==> flow/design.v <==
module sync 
( 
    input  logic CLKip, 
    input  logic SIGi,
    output logic SIGo
);
    logic meta_sig;
    always_ff @(posedge CLKip) meta_sig <= SIGi;
    always_ff @(posedge CLKip) SIGo     <= meta_sig;
endmodule
module mem 
    # ( 
    parameter DATA_WIDTH = 32
    ) (
    input  logic                  CLKip,
    input  logic                  RDi,       
    input  logic                  WEi,     
    input  logic [DATA_WIDTH-1:0] DATAi,
    output logic [DATA_WIDTH-1:0] Qo
);
	logic [DATA_WIDTH-1:0] ram;
	always_ff @(posedge CLKip) if (WEi) ram <= DATAi;
	always_ff @(posedge CLKip) if (RDi) Qo <= ram;
endmodule
`timescale 1ns/1ps
module uart_rx 
    # (
    parameter FREQ_CLK  = 100_000_000,  
    parameter DATA_WDTH = 8          
    ) (
    input   wire                    CLKip,  
    input   wire                    RSTi,  
    input   wire                    RXi,  
    input   wire                    BAUD_RATE_RDi,  
    input   wire                    BAUD_RATE_WEi,  
    input   logic [31:0]            BAUD_RATEi,  
    output  logic                   DONEo,  
    output  logic                   READYo,  
    output  logic [DATA_WDTH-1:0]   DATAo  
    );
    int unsigned                    baud_rate;  
    int unsigned                    bit_cntr;  
    int unsigned                    half_bit_cntr;  
    logic                           half_rx_strb;  
    logic                           rx_strb;  
    int unsigned                    clk_count;  
    logic [$clog2(DATA_WDTH+1)-1:0] bit_idx;   
    logic [DATA_WDTH-1:0]           data;  
    logic                           rx;  
    logic                           rst;  
    logic                           done;  
    logic                           ready;  
    logic                           baud_rate_read;  
    logic                           baud_rate_we;  
    int unsigned                    br;  
    sync rx_stab (.CLKip (CLKip), .SIGi (RXi), .SIGo (rx));
    sync rst_stab (.CLKip (CLKip), .SIGi (RSTi), .SIGo (rst));
    sync br_we_stab (.CLKip (CLKip), .SIGi (BAUD_RATE_WEi), .SIGo (baud_rate_we));
    sync br_rd_stab (.CLKip (CLKip), .SIGi (BAUD_RATE_RDi), .SIGo (baud_rate_read));
    mem baud_rate_mem (
        .CLKip  (CLKip),
        .RDi    (baud_rate_read),  
        .WEi    (baud_rate_we),
        .DATAi  (baud_rate), 
        .Qo     (br)
        );
    typedef enum logic [1:0] {       
        IDLE    = 2'h0,
        START   = 2'h1,
        RECEIVE = 2'h2,
        STOP    = 2'h3
    } statetype;
    statetype STATE;
    always_comb begin: calc_bit_value
        baud_rate = BAUD_RATEi;
        bit_cntr = FREQ_CLK / baud_rate;
        half_bit_cntr = bit_cntr >> 1;
    end
always @(posedge CLKip) begin: strobe_logic
    if (rst) begin
        clk_count <= 0;
        half_rx_strb <= 0;
        rx_strb <= 0;
    end else begin
        case (STATE)
            IDLE: begin
                clk_count <= 0;
                half_rx_strb <= 0;
                rx_strb <= 0;
            end
            START: begin
                if (clk_count == half_bit_cntr) begin
                    half_rx_strb <= 1;
                    clk_count <= 0;
                end
                else begin
                    half_rx_strb <= 0;
                    clk_count <= clk_count + 1;
                end                
            end
            RECEIVE: begin
                if (clk_count == bit_cntr) begin
                    rx_strb <= 1;
                    clk_count <= 0;
                end
                else begin
                    rx_strb <= 0;
                    clk_count <= clk_count + 1;
                end                  
            end
            STOP: begin
                if (clk_count == bit_cntr) begin
                    rx_strb <= 1;
                    clk_count <= 0;
                end
                else begin
                    rx_strb <= 0;
                    clk_count <= clk_count + 1;
                end                  
            end  
            default: begin
                clk_count <= 0;
            end
        endcase
    end
end
    always_ff @(posedge CLKip) begin: fsm_uart_rx
        if (rst) begin
            bit_idx     <= 0;
            STATE       <= IDLE;
            done        <= 0;
        end
        else begin
            case (STATE)
                IDLE: begin
                    ready          <= 1;
                    if (rx == 1'b0) STATE <= rx ? IDLE : START;
                end
                START: begin
                    ready          <= 0;
                    done           <= 0;
                    if (half_rx_strb) begin
                        STATE <= rx ? IDLE : RECEIVE;
                    end
                    else begin 
                        STATE <= START;
                    end
                end
                RECEIVE: begin
                    if (rx_strb) begin
                        /*verilator lint_off WIDTHTRUNC*/                        
                        data[bit_idx] <= rx;
                        /*verilator lint_on WIDTHTRUNC*/
                        if (bit_idx < DATA_WDTH-1) begin 
                            bit_idx <= bit_idx + 1;
                        end
                        else begin 
                            bit_idx <= 0;
                            STATE   <= STOP;
                            done    <= 1;
                        end 
                    end
                    else begin
                        STATE <= RECEIVE;
                    end  
                end
                STOP: begin
                    if (rx_strb) STATE <= rx_strb ? IDLE : STOP;
                end
                default: begin
                    STATE <= IDLE;
                end 
            endcase            
        end   
    end 
    always_comb begin: set_out
        DATAo = data;
        READYo = ready;
        DONEo = done;
    end
endmodule
`timescale 1ns/1ps
module fifo #(
    parameter DATA_WIDTH = 8,
    parameter FIFO_DEPTH = 16,
    parameter LOG2_DEPTH = $clog2(FIFO_DEPTH)
) (
    input  logic                     CLKip,
    input  logic                     RSTi,
    input  logic                     WEi,
    input  logic [DATA_WIDTH-1:0]    DATAi,
    input  logic                     RDi,
    output logic [DATA_WIDTH-1:0]    DATAo,
    output logic                     FULLo,
    output logic                     EMPTYo
);
    logic [DATA_WIDTH-1:0] memory [0:FIFO_DEPTH-1];
    logic [LOG2_DEPTH:0]   count;
    logic [LOG2_DEPTH-1:0] wr_ptr;
    logic [LOG2_DEPTH-1:0] rd_ptr;
    logic [1:0] count_state;
    always_ff @(posedge CLKip or posedge RSTi) begin
        if (RSTi) begin
            wr_ptr  <= '0;
            rd_ptr  <= '0;
            count   <= '0;
            count_state <= '0;
        end 
        else begin
            if (WEi && !FULLo) begin: write
                wr_ptr <= (wr_ptr == '1) ? 0 : wr_ptr + 1;
            end
            if (RDi && !EMPTYo) begin: read
                rd_ptr <= (rd_ptr == '1) ? 0 : rd_ptr + 1;
            end
            case ({WEi && !FULLo, RDi && !EMPTYo})
                2'b01:   count <= count - 1;
                2'b10:   count <= count + 1;
                2'b11:   count <= count;
                default: count <= count;
            endcase
        end
    end
    always_ff @(posedge CLKip) begin
        if (!RSTi && WEi && !FULLo) memory[wr_ptr] <= DATAi;
        if (!RSTi && RDi && !EMPTYo) DATAo <= memory[rd_ptr];
    end
    always_comb begin: status
        FULLo  = (count == FIFO_DEPTH);
        EMPTYo = (count == 0);
    end
endmodule
`timescale 1ns/1ps
module uart #(
    parameter CLK_FREQ = 100_000_000,   
    parameter DATA_WIDTH = 8,           
    parameter FIFO_DEPTH = 16           
) (
    input  logic                    CLKip,        
    input  logic                    RSTi,         
    input  logic                    RXi,          
    input  logic [31:0]             BAUD_RATEi,   
    input  logic                    BAUD_RATE_WEi,  
    input  logic                    BAUD_RATE_RDi,  
    output logic                    DONEo,
    output logic [DATA_WIDTH-1:0]   DATAo,  
    output logic                    EMPTYo,   
    output logic                    FULLo     
);
    logic [DATA_WIDTH-1:0] data;
    logic done;
    logic ready;
    logic RDi;
    always_ff @(posedge CLKip) begin
        RDi <= 1;
        DONEo <=done;
    end
    uart_rx #(
        .FREQ_CLK       (CLK_FREQ),
        .DATA_WDTH      (DATA_WIDTH)
    ) uart_rx_inst (
        .CLKip          (CLKip),
        .RSTi           (RSTi),
        .RXi            (RXi),
        .BAUD_RATEi     (BAUD_RATEi),
        .BAUD_RATE_WEi  (BAUD_RATE_WEi),
        .BAUD_RATE_RDi  (BAUD_RATE_RDi),
        .DONEo          (done),
        .READYo         (ready),
        .DATAo          (data)
    );
    fifo #(
        .DATA_WIDTH     (DATA_WIDTH),
        .FIFO_DEPTH     (FIFO_DEPTH)
    ) fifo_inst (
        .CLKip          (CLKip),
        .RSTi           (RSTi),
        .WEi            (done),        
        .DATAi          (data),      
        .RDi            (RDi),          
        .DATAo          (DATAo),      
        .FULLo          (FULLo),      
        .EMPTYo         (EMPTYo)     
    );
endmodule
# Reports on uart

The steps from the RTL of uart to its reports follow in flow order.
Line numbers count from 1 in the design file above.
Cell names lack the library's common part.
The mark n/a stands for no value.

Top module: uart
Clock: CLKip
Standard-cell library: sky130hd
Library corner: tt_025C_1v80

# Elaborated design

Yosys after proc, flatten, opt, wreduce and memory -nomap, before mapping. Memory bits, and registers merged into a memory's read port (data or address), are not among the register bits. Print and check cells are not counted. Equal cells are merged and count once.
Memory sizes are those after Yosys's memory passes, which may raise the word count (mostly to a power of two), join words into wider ones and drop unused or constant bits.

Bits in registers: 67
Bits in writable memories: 128
Clocked read ports x word width: 8
Memories kept: 1
Input bits: 37
Output and inout port bits: 11
Cells after elaboration: 93

Add/subtract/negate cells: 7
Divide/modulo/power cells: 1
Order comparisons: 1
Eq/ne operators: 15
Shift-type cells: 2
Mux-type cells: 26
Bitwise logic cells: 5
Reduce/logical cells: 20

Memory list:

| name             | words | width | read ports | write ports | line | source |
| fifo_inst.memory | 16    | 8     | 1          | 1           | 197  | `logic [DATA_WIDTH-1:0] memory [0:FIFO_DEPTH-1];` |

Operators with widths:

| kind                                          | count |
| divider 27 x 32 -> 32 bit with constant A     | 1 |
| case mux 32 bit (select 3 bit)                | 1 |
| 2-to-1 mux 32 bit                             | 2 |
| adder 32 x 1 -> 32 bit with constant B        | 1 |
| equality test 32 x 31 -> 1 bit                | 1 |
| equality test 32 bit                          | 1 |
| 2-to-1 mux 8 bit                              | 3 |
| 2-to-1 mux 4 bit                              | 4 |
| adder 4 x 1 -> 4 bit with constant B          | 3 |
| 2-to-1 mux 2 bit                              | 6 |
| case mux 5 bit (select 2 bit)                 | 1 |
| variable shift 1 x 5 -> 8 bit                 | 1 |
| variable shift 1 x 5 -> 8 bit with constant A | 1 |
| equality test 4 bit with constant B           | 2 |
| AND 8 bit                                     | 1 |
| OR 8 bit                                      | 1 |
| NOT 8 bit                                     | 1 |
| case mux 2 bit (select 4 bit)                 | 1 |
| equality test 2 bit with constant B           | 3 |
| nonzero test 2 bit                            | 3 |
| AND reduction 3 bit                           | 2 |
| case mux 1 bit (select 2 bit)                 | 3 |
| negation 4 -> 5 bit                           | 1 |
| adder 5 x 1 -> 5 bit with constant B          | 1 |
| subtractor 5 x 1 -> 5 bit with constant B     | 1 |
| equality test 5 bit with constant B           | 1 |
| logical NOT 5 bit                             | 1 |
| 2-to-1 mux 1 bit                              | 5 |

Not listed: further kinds 15, cells in them 24.

# Longest topological paths

Longest topological path by Yosys (ltp), each cell counted once; first at word level (registers and memories cut), then after technology mapping (sequential cells cut; the memories' decode and read muxes count).

Depth in word-level cells: 7
ABC_AREA: 1
Mapped depth: 527
Mapped depth without buffers: 503

# After synthesis

The flow's flattened synthesis, as Yosys stat reports it; memories are mapped. The netlist is that of the ABC_AREA named above (0 if unset); the other value can give another one.
Totals and module areas in this step are rounded.

Mapped cells: 5,951
Mapped area: 38,800 um^2
Sequential area: 5,610 um^2
Flip-flop cells: 205
Buffers: 133

Cells by type:

| cell type | count | total area (um^2) |
| ha_1      | 509   | 6.37E+03 |
| nand2_1   | 1,453 | 5.45E+03 |
| edfxtp_1  | 144   | 4.32E+03 |
| inv_1     | 732   | 2.75E+03 |
| a21oi_1   | 535   | 2.68E+03 |
| xor2_1    | 273   | 2.39E+03 |
| nor2_1    | 479   | 1.8E+03 |
| nand3_1   | 334   | 1.67E+03 |
| xnor2_1   | 159   | 1.39E+03 |
| o21ai_0   | 263   | 1.32E+03 |
| dfxtp_1   | 48    | 960.922 |
| nand3_2   | 51    | 510.49 |
| o21ai_2   | 51    | 446.678 |
| or2_2     | 71    | 444.176 |
| o21ai_1   | 72    | 360.346 |
| dfrtp_1   | 13    | 325.312 |
| nand4_1   | 49    | 306.544 |
| nand2_2   | 48    | 300.288 |

Other cell types: 74; their cells: 667.

# Path before layout

OpenSTA on the mapped netlist: ideal clock, no wires. The path of least setup slack (recovery checks aside). Input and output delay are each 20% of the period. Register names are those of the netlist, which keeps one name where synthesis merged equal registers.

Path type: input-to-reg
Start: input port BAUD_RATEi[2]
End: register uart_rx_inst.clk_count[26]
Period: 120.0 ns
Input delay: 24.000 ns
Library setup time: 0.117 ns
Time at the first pin: 24.000 ns
Arrival: 82.606 ns
Data required time: 119.883 ns
Setup slack: 37.277 ns
Delay of the path: 58.723 ns
Stages on the path: 485
Buffers on the path: 36
Period reached after synthesis: 82.723 ns

"delay of the path" = arrival - input delay + setup time.
"stages on the path" counts driving pins, that of a launching flip-flop among them; a cell with two outputs on the path counts twice.
"period reached after synthesis" = period - worst setup slack (recovery checks aside). The figure is calculated, with input and output delays left at 20% of the set period.
The rows between start and end are the longest chain of elaborated cells between them; the timing report does not say that the signal goes this way. Where chains are equally long, one stands for them.
Each line given opens the expression or statement behind the cell; cells for indexed reads and writes are added by Yosys, which also makes memories of some case tables.
A register here has more assigning lines than the two given.

Cells stage by stage: inv_1 > nand2_1 > nor3_1 > nand2_2 > nor2_2 > ha_1 > o21ai_1 > a21oi_1 > nand2_2 > or2_1 > nand2_1 > ha_1 > nand2_1 > nand2_1 > nand2_1 > nand2_1 > nand2_2 > nand3_1 > [449 not listed] > nor2_1 > o21ai_1 > nand2_2 > inv_2 > dlygate4sd1_1 > a21oi_1 > ha_1 > a21oi_1 > nor2_1 > a211oi_1 > o221ai_1 > a21oi_1 > nand2_1 > xor2_1 > nand4_1 > a21boi_4 > buf_6 > nor2_1
Length of the longest elaborated chain: 4
Elaborated cells on any way between the ends: 6
Classes of those cells: div (1); eq/ne (2); mux (3)

RTL lines, path after synthesis:

| element                        | line | source |
| start: declaration             | 242  | `input  logic [31:0]             BAUD_RATEi,` |
| divider 27 x 32 -> 32 bit      | 76   | `bit_cntr = FREQ_CLK / baud_rate;` |
| equality test 32 bit           | 112  | `if (clk_count == bit_cntr) begin` |
| 2-to-1 mux 32 bit              | 112  |  |
| case mux 32 bit (select 3 bit) | 85   | `case (STATE)` |
| end: assignment                | 98   | `clk_count <= clk_count + 1;` |
| end: assignment                | 108  | `clk_count <= clk_count + 1;` |
| end: declaration               | 46   | `int unsigned                    clk_count;` |

# Worst path after layout

Path of least setup slack in the final report of record 2 (OpenROAD, finished layout, wires in). Where an end is a register, its clock arrival counts in the times.

Path type: input-to-reg
Start: input port BAUD_RATEi[29]
End: register uart_rx_inst.clk_count[24]
Period: 103.0 ns
Input delay: 20.60 ns
Library setup time: 0.11 ns
Time at the first pin: 20.60 ns
Arrival: 94.72 ns
Data required time: 103.46 ns
Setup slack: 8.74 ns
Stages on the path: 484
Buffers on the path: 23

The rows between start and end are the longest chain of elaborated cells between them; the timing report does not say that the signal goes this way. Where chains are equally long, one stands for them.
A register here has more assigning lines than the two given.

Cells stage by stage: clkdlybuf4s50_1 > inv_1 > nand3_2 > nor2_4 > buf_12 > nand3_4 > inv_2 > nand2_2 > nor2_2 > ha_1 > o21ai_1 > a21oi_2 > nand2_2 > or2_1 > nand2_1 > ha_1 > nand2_1 > nand2_1 > [448 not listed] > buf_4 > nand2_2 > inv_2 > buf_12 > o21ai_0 > ha_1 > nand4_1 > nor3_1 > o21ai_1 > nand2_1 > nand4_1 > nand2_1 > buf_12 > xor2_1 > nand4_1 > a21boi_4 > buf_12 > nor2_1
Length of the longest elaborated chain: 4
Elaborated cells on any way between the ends: 6
Classes of those cells: div (1); eq/ne (2); mux (3)

RTL lines, path after layout:

| element                        | line | source |
| start: declaration             | 242  | `input  logic [31:0]             BAUD_RATEi,` |
| divider 27 x 32 -> 32 bit      | 76   | `bit_cntr = FREQ_CLK / baud_rate;` |
| equality test 32 bit           | 112  | `if (clk_count == bit_cntr) begin` |
| 2-to-1 mux 32 bit              | 112  |  |
| case mux 32 bit (select 3 bit) | 85   | `case (STATE)` |
| end: assignment                | 98   | `clk_count <= clk_count + 1;` |
| end: assignment                | 108  | `clk_count <= clk_count + 1;` |
| end: declaration               | 46   | `int unsigned                    clk_count;` |

uart through Yosys and OpenROAD on sky130hd: 3 stored runs, unordered, with their settings and measured results. The constraints put input and output delay at 20% of the set period each and load the outputs with 0.01 pF.
"period achieved" means the clock period less the worst setup slack. The figure is calculated, with input and output delays left at 20% of the set period.
"critical setup path time" is the time allowed to the run's worst setup path (the clock period less input and output delay, where it has them) less its slack. Clock arrival times count: a late capture clock shortens it, a late launch clock lengthens it.
"power": no workload was simulated; the value follows from the tool's default switching activity.
Values from the reports are rounded here.

## Record 1

==> flow/run.sh <==
#!/bin/bash
# the make line also repeats the synthesis and layout settings of config.mk as NAME=value (left out here)
make -C /OpenROAD-flow-scripts/flow DESIGN_CONFIG=/design/flow/config.mk WORK_HOME=/design/flow/orfs CLKGATE_MAP_FILE= finish
==> flow/config.mk <==
export PLATFORM = sky130hd
export DESIGN_NAME = uart
export DESIGN_NICKNAME = uart
export VERILOG_FILES = /design/flow/design.v
export SDC_FILE = /design/flow/constraint.sdc
export NUM_CORES = 4
export LEC_CHECK = 0
export CAP_MARGIN = 40
export CELL_PAD_IN_SITES_GLOBAL_PLACEMENT = 1
export CORE_MARGIN = 6
export CORE_UTILIZATION = 62
export CTS_CLUSTER_DIAMETER = 298
export CTS_CLUSTER_SIZE = 48
export MIN_ROUTING_LAYER = met2
export PLACE_DENSITY_LB_ADDON = 0.28
export SLEW_MARGIN = 20
==> flow/constraint.sdc <==
create_clock -name core_clock -period 179.0 [get_ports {CLKip}]
set_input_delay 35.8000 -clock core_clock [delete_from_list [all_inputs] [get_ports {CLKip}]]
set_output_delay 35.8000 -clock core_clock [all_outputs]
set_load 0.01 [all_outputs]

Record 1: incomplete, routing halted on GRT-0116

## Record 2

==> flow/run.sh <==
#!/bin/bash
# the make line also repeats the synthesis and layout settings of config.mk as NAME=value (left out here)
make -C /OpenROAD-flow-scripts/flow DESIGN_CONFIG=/design/flow/config.mk WORK_HOME=/design/flow/orfs CLKGATE_MAP_FILE= finish
==> flow/config.mk <==
export PLATFORM = sky130hd
export DESIGN_NAME = uart
export DESIGN_NICKNAME = uart
export VERILOG_FILES = /design/flow/design.v
export SDC_FILE = /design/flow/constraint.sdc
export NUM_CORES = 4
export LEC_CHECK = 0
export ABC_AREA = 1
export CAP_MARGIN = 20
export CELL_PAD_IN_SITES_DETAIL_PLACEMENT = 0
export CELL_PAD_IN_SITES_GLOBAL_PLACEMENT = 3
export CORE_ASPECT_RATIO = 0.94
export CORE_MARGIN = 2
export CORE_UTILIZATION = 16
export CTS_CLUSTER_DIAMETER = 225
export GPL_ROUTABILITY_DRIVEN = 0
export GPL_TIMING_DRIVEN = 1
export MIN_ROUTING_LAYER = met2
export PLACE_DENSITY_LB_ADDON = 0.1
export SETUP_SLACK_MARGIN = -0.56
export SLEW_MARGIN = 10
export TNS_END_PERCENT = 85
==> flow/constraint.sdc <==
create_clock -name core_clock -period 103.0 [get_ports {CLKip}]
set_input_delay 20.6000 -clock core_clock [delete_from_list [all_inputs] [get_ports {CLKip}]]
set_output_delay 20.6000 -clock core_clock [all_outputs]
set_load 0.01 [all_outputs]

| result of record 2 | value |
|---|---|
| cell area after synthesis | 38,800 um^2 |
| power | 0.000328 W |
| critical setup path time | 73.66 ns |
| critical path kind | input-to-reg |
| worst slack on setup checks | 8.74 ns |
| standard-cell area after layout | 45,400 um^2 |
| worst hold slack in the final report | 0.327 ns |
| period achieved | 94.257 ns |
| die size | 247,000 um^2 |
| final design utilization | 0.188 |
| final setup TNS | 0.000 ns |

## Record 3

==> flow/run.sh <==
#!/bin/bash
# the make line also repeats the synthesis and layout settings of config.mk as NAME=value (left out here)
make -C /OpenROAD-flow-scripts/flow DESIGN_CONFIG=/design/flow/config.mk WORK_HOME=/design/flow/orfs CLKGATE_MAP_FILE= finish
==> flow/config.mk <==
export PLATFORM = sky130hd
export DESIGN_NAME = uart
export DESIGN_NICKNAME = uart
export VERILOG_FILES = /design/flow/design.v
export SDC_FILE = /design/flow/constraint.sdc
export NUM_CORES = 4
export LEC_CHECK = 0
export ABC_AREA = 1
export CAP_MARGIN = 20
export CELL_PAD_IN_SITES_DETAIL_PLACEMENT = 0
export CELL_PAD_IN_SITES_GLOBAL_PLACEMENT = 0
export CORE_ASPECT_RATIO = 0.94
export CORE_MARGIN = 2
export CORE_UTILIZATION = 45
export GPL_TIMING_DRIVEN = 0
export PLACE_DENSITY_LB_ADDON = 0.1
export SETUP_SLACK_MARGIN = -0.56
export SLEW_MARGIN = 40
export TNS_END_PERCENT = 20
==> flow/constraint.sdc <==
create_clock -name core_clock -period 103.0 [get_ports {CLKip}]
set_input_delay 20.6000 -clock core_clock [delete_from_list [all_inputs] [get_ports {CLKip}]]
set_output_delay 20.6000 -clock core_clock [all_outputs]
set_load 0.01 [all_outputs]

| result of record 3 | value |
|---|---|
| cell area after synthesis | 38,800 um^2 |
| power | 0.000303 W |
| critical setup path time | 74.40 ns |
| critical path kind | input-to-reg |
| worst slack on setup checks | 8.00 ns |
| standard-cell area after layout | 41,500 um^2 |
| worst hold slack in the final report | 0.329 ns |
| period achieved | 94.997 ns |
| die size | 88,700 um^2 |
| final design utilization | 0.486 |
| final setup TNS | 0.000 ns |
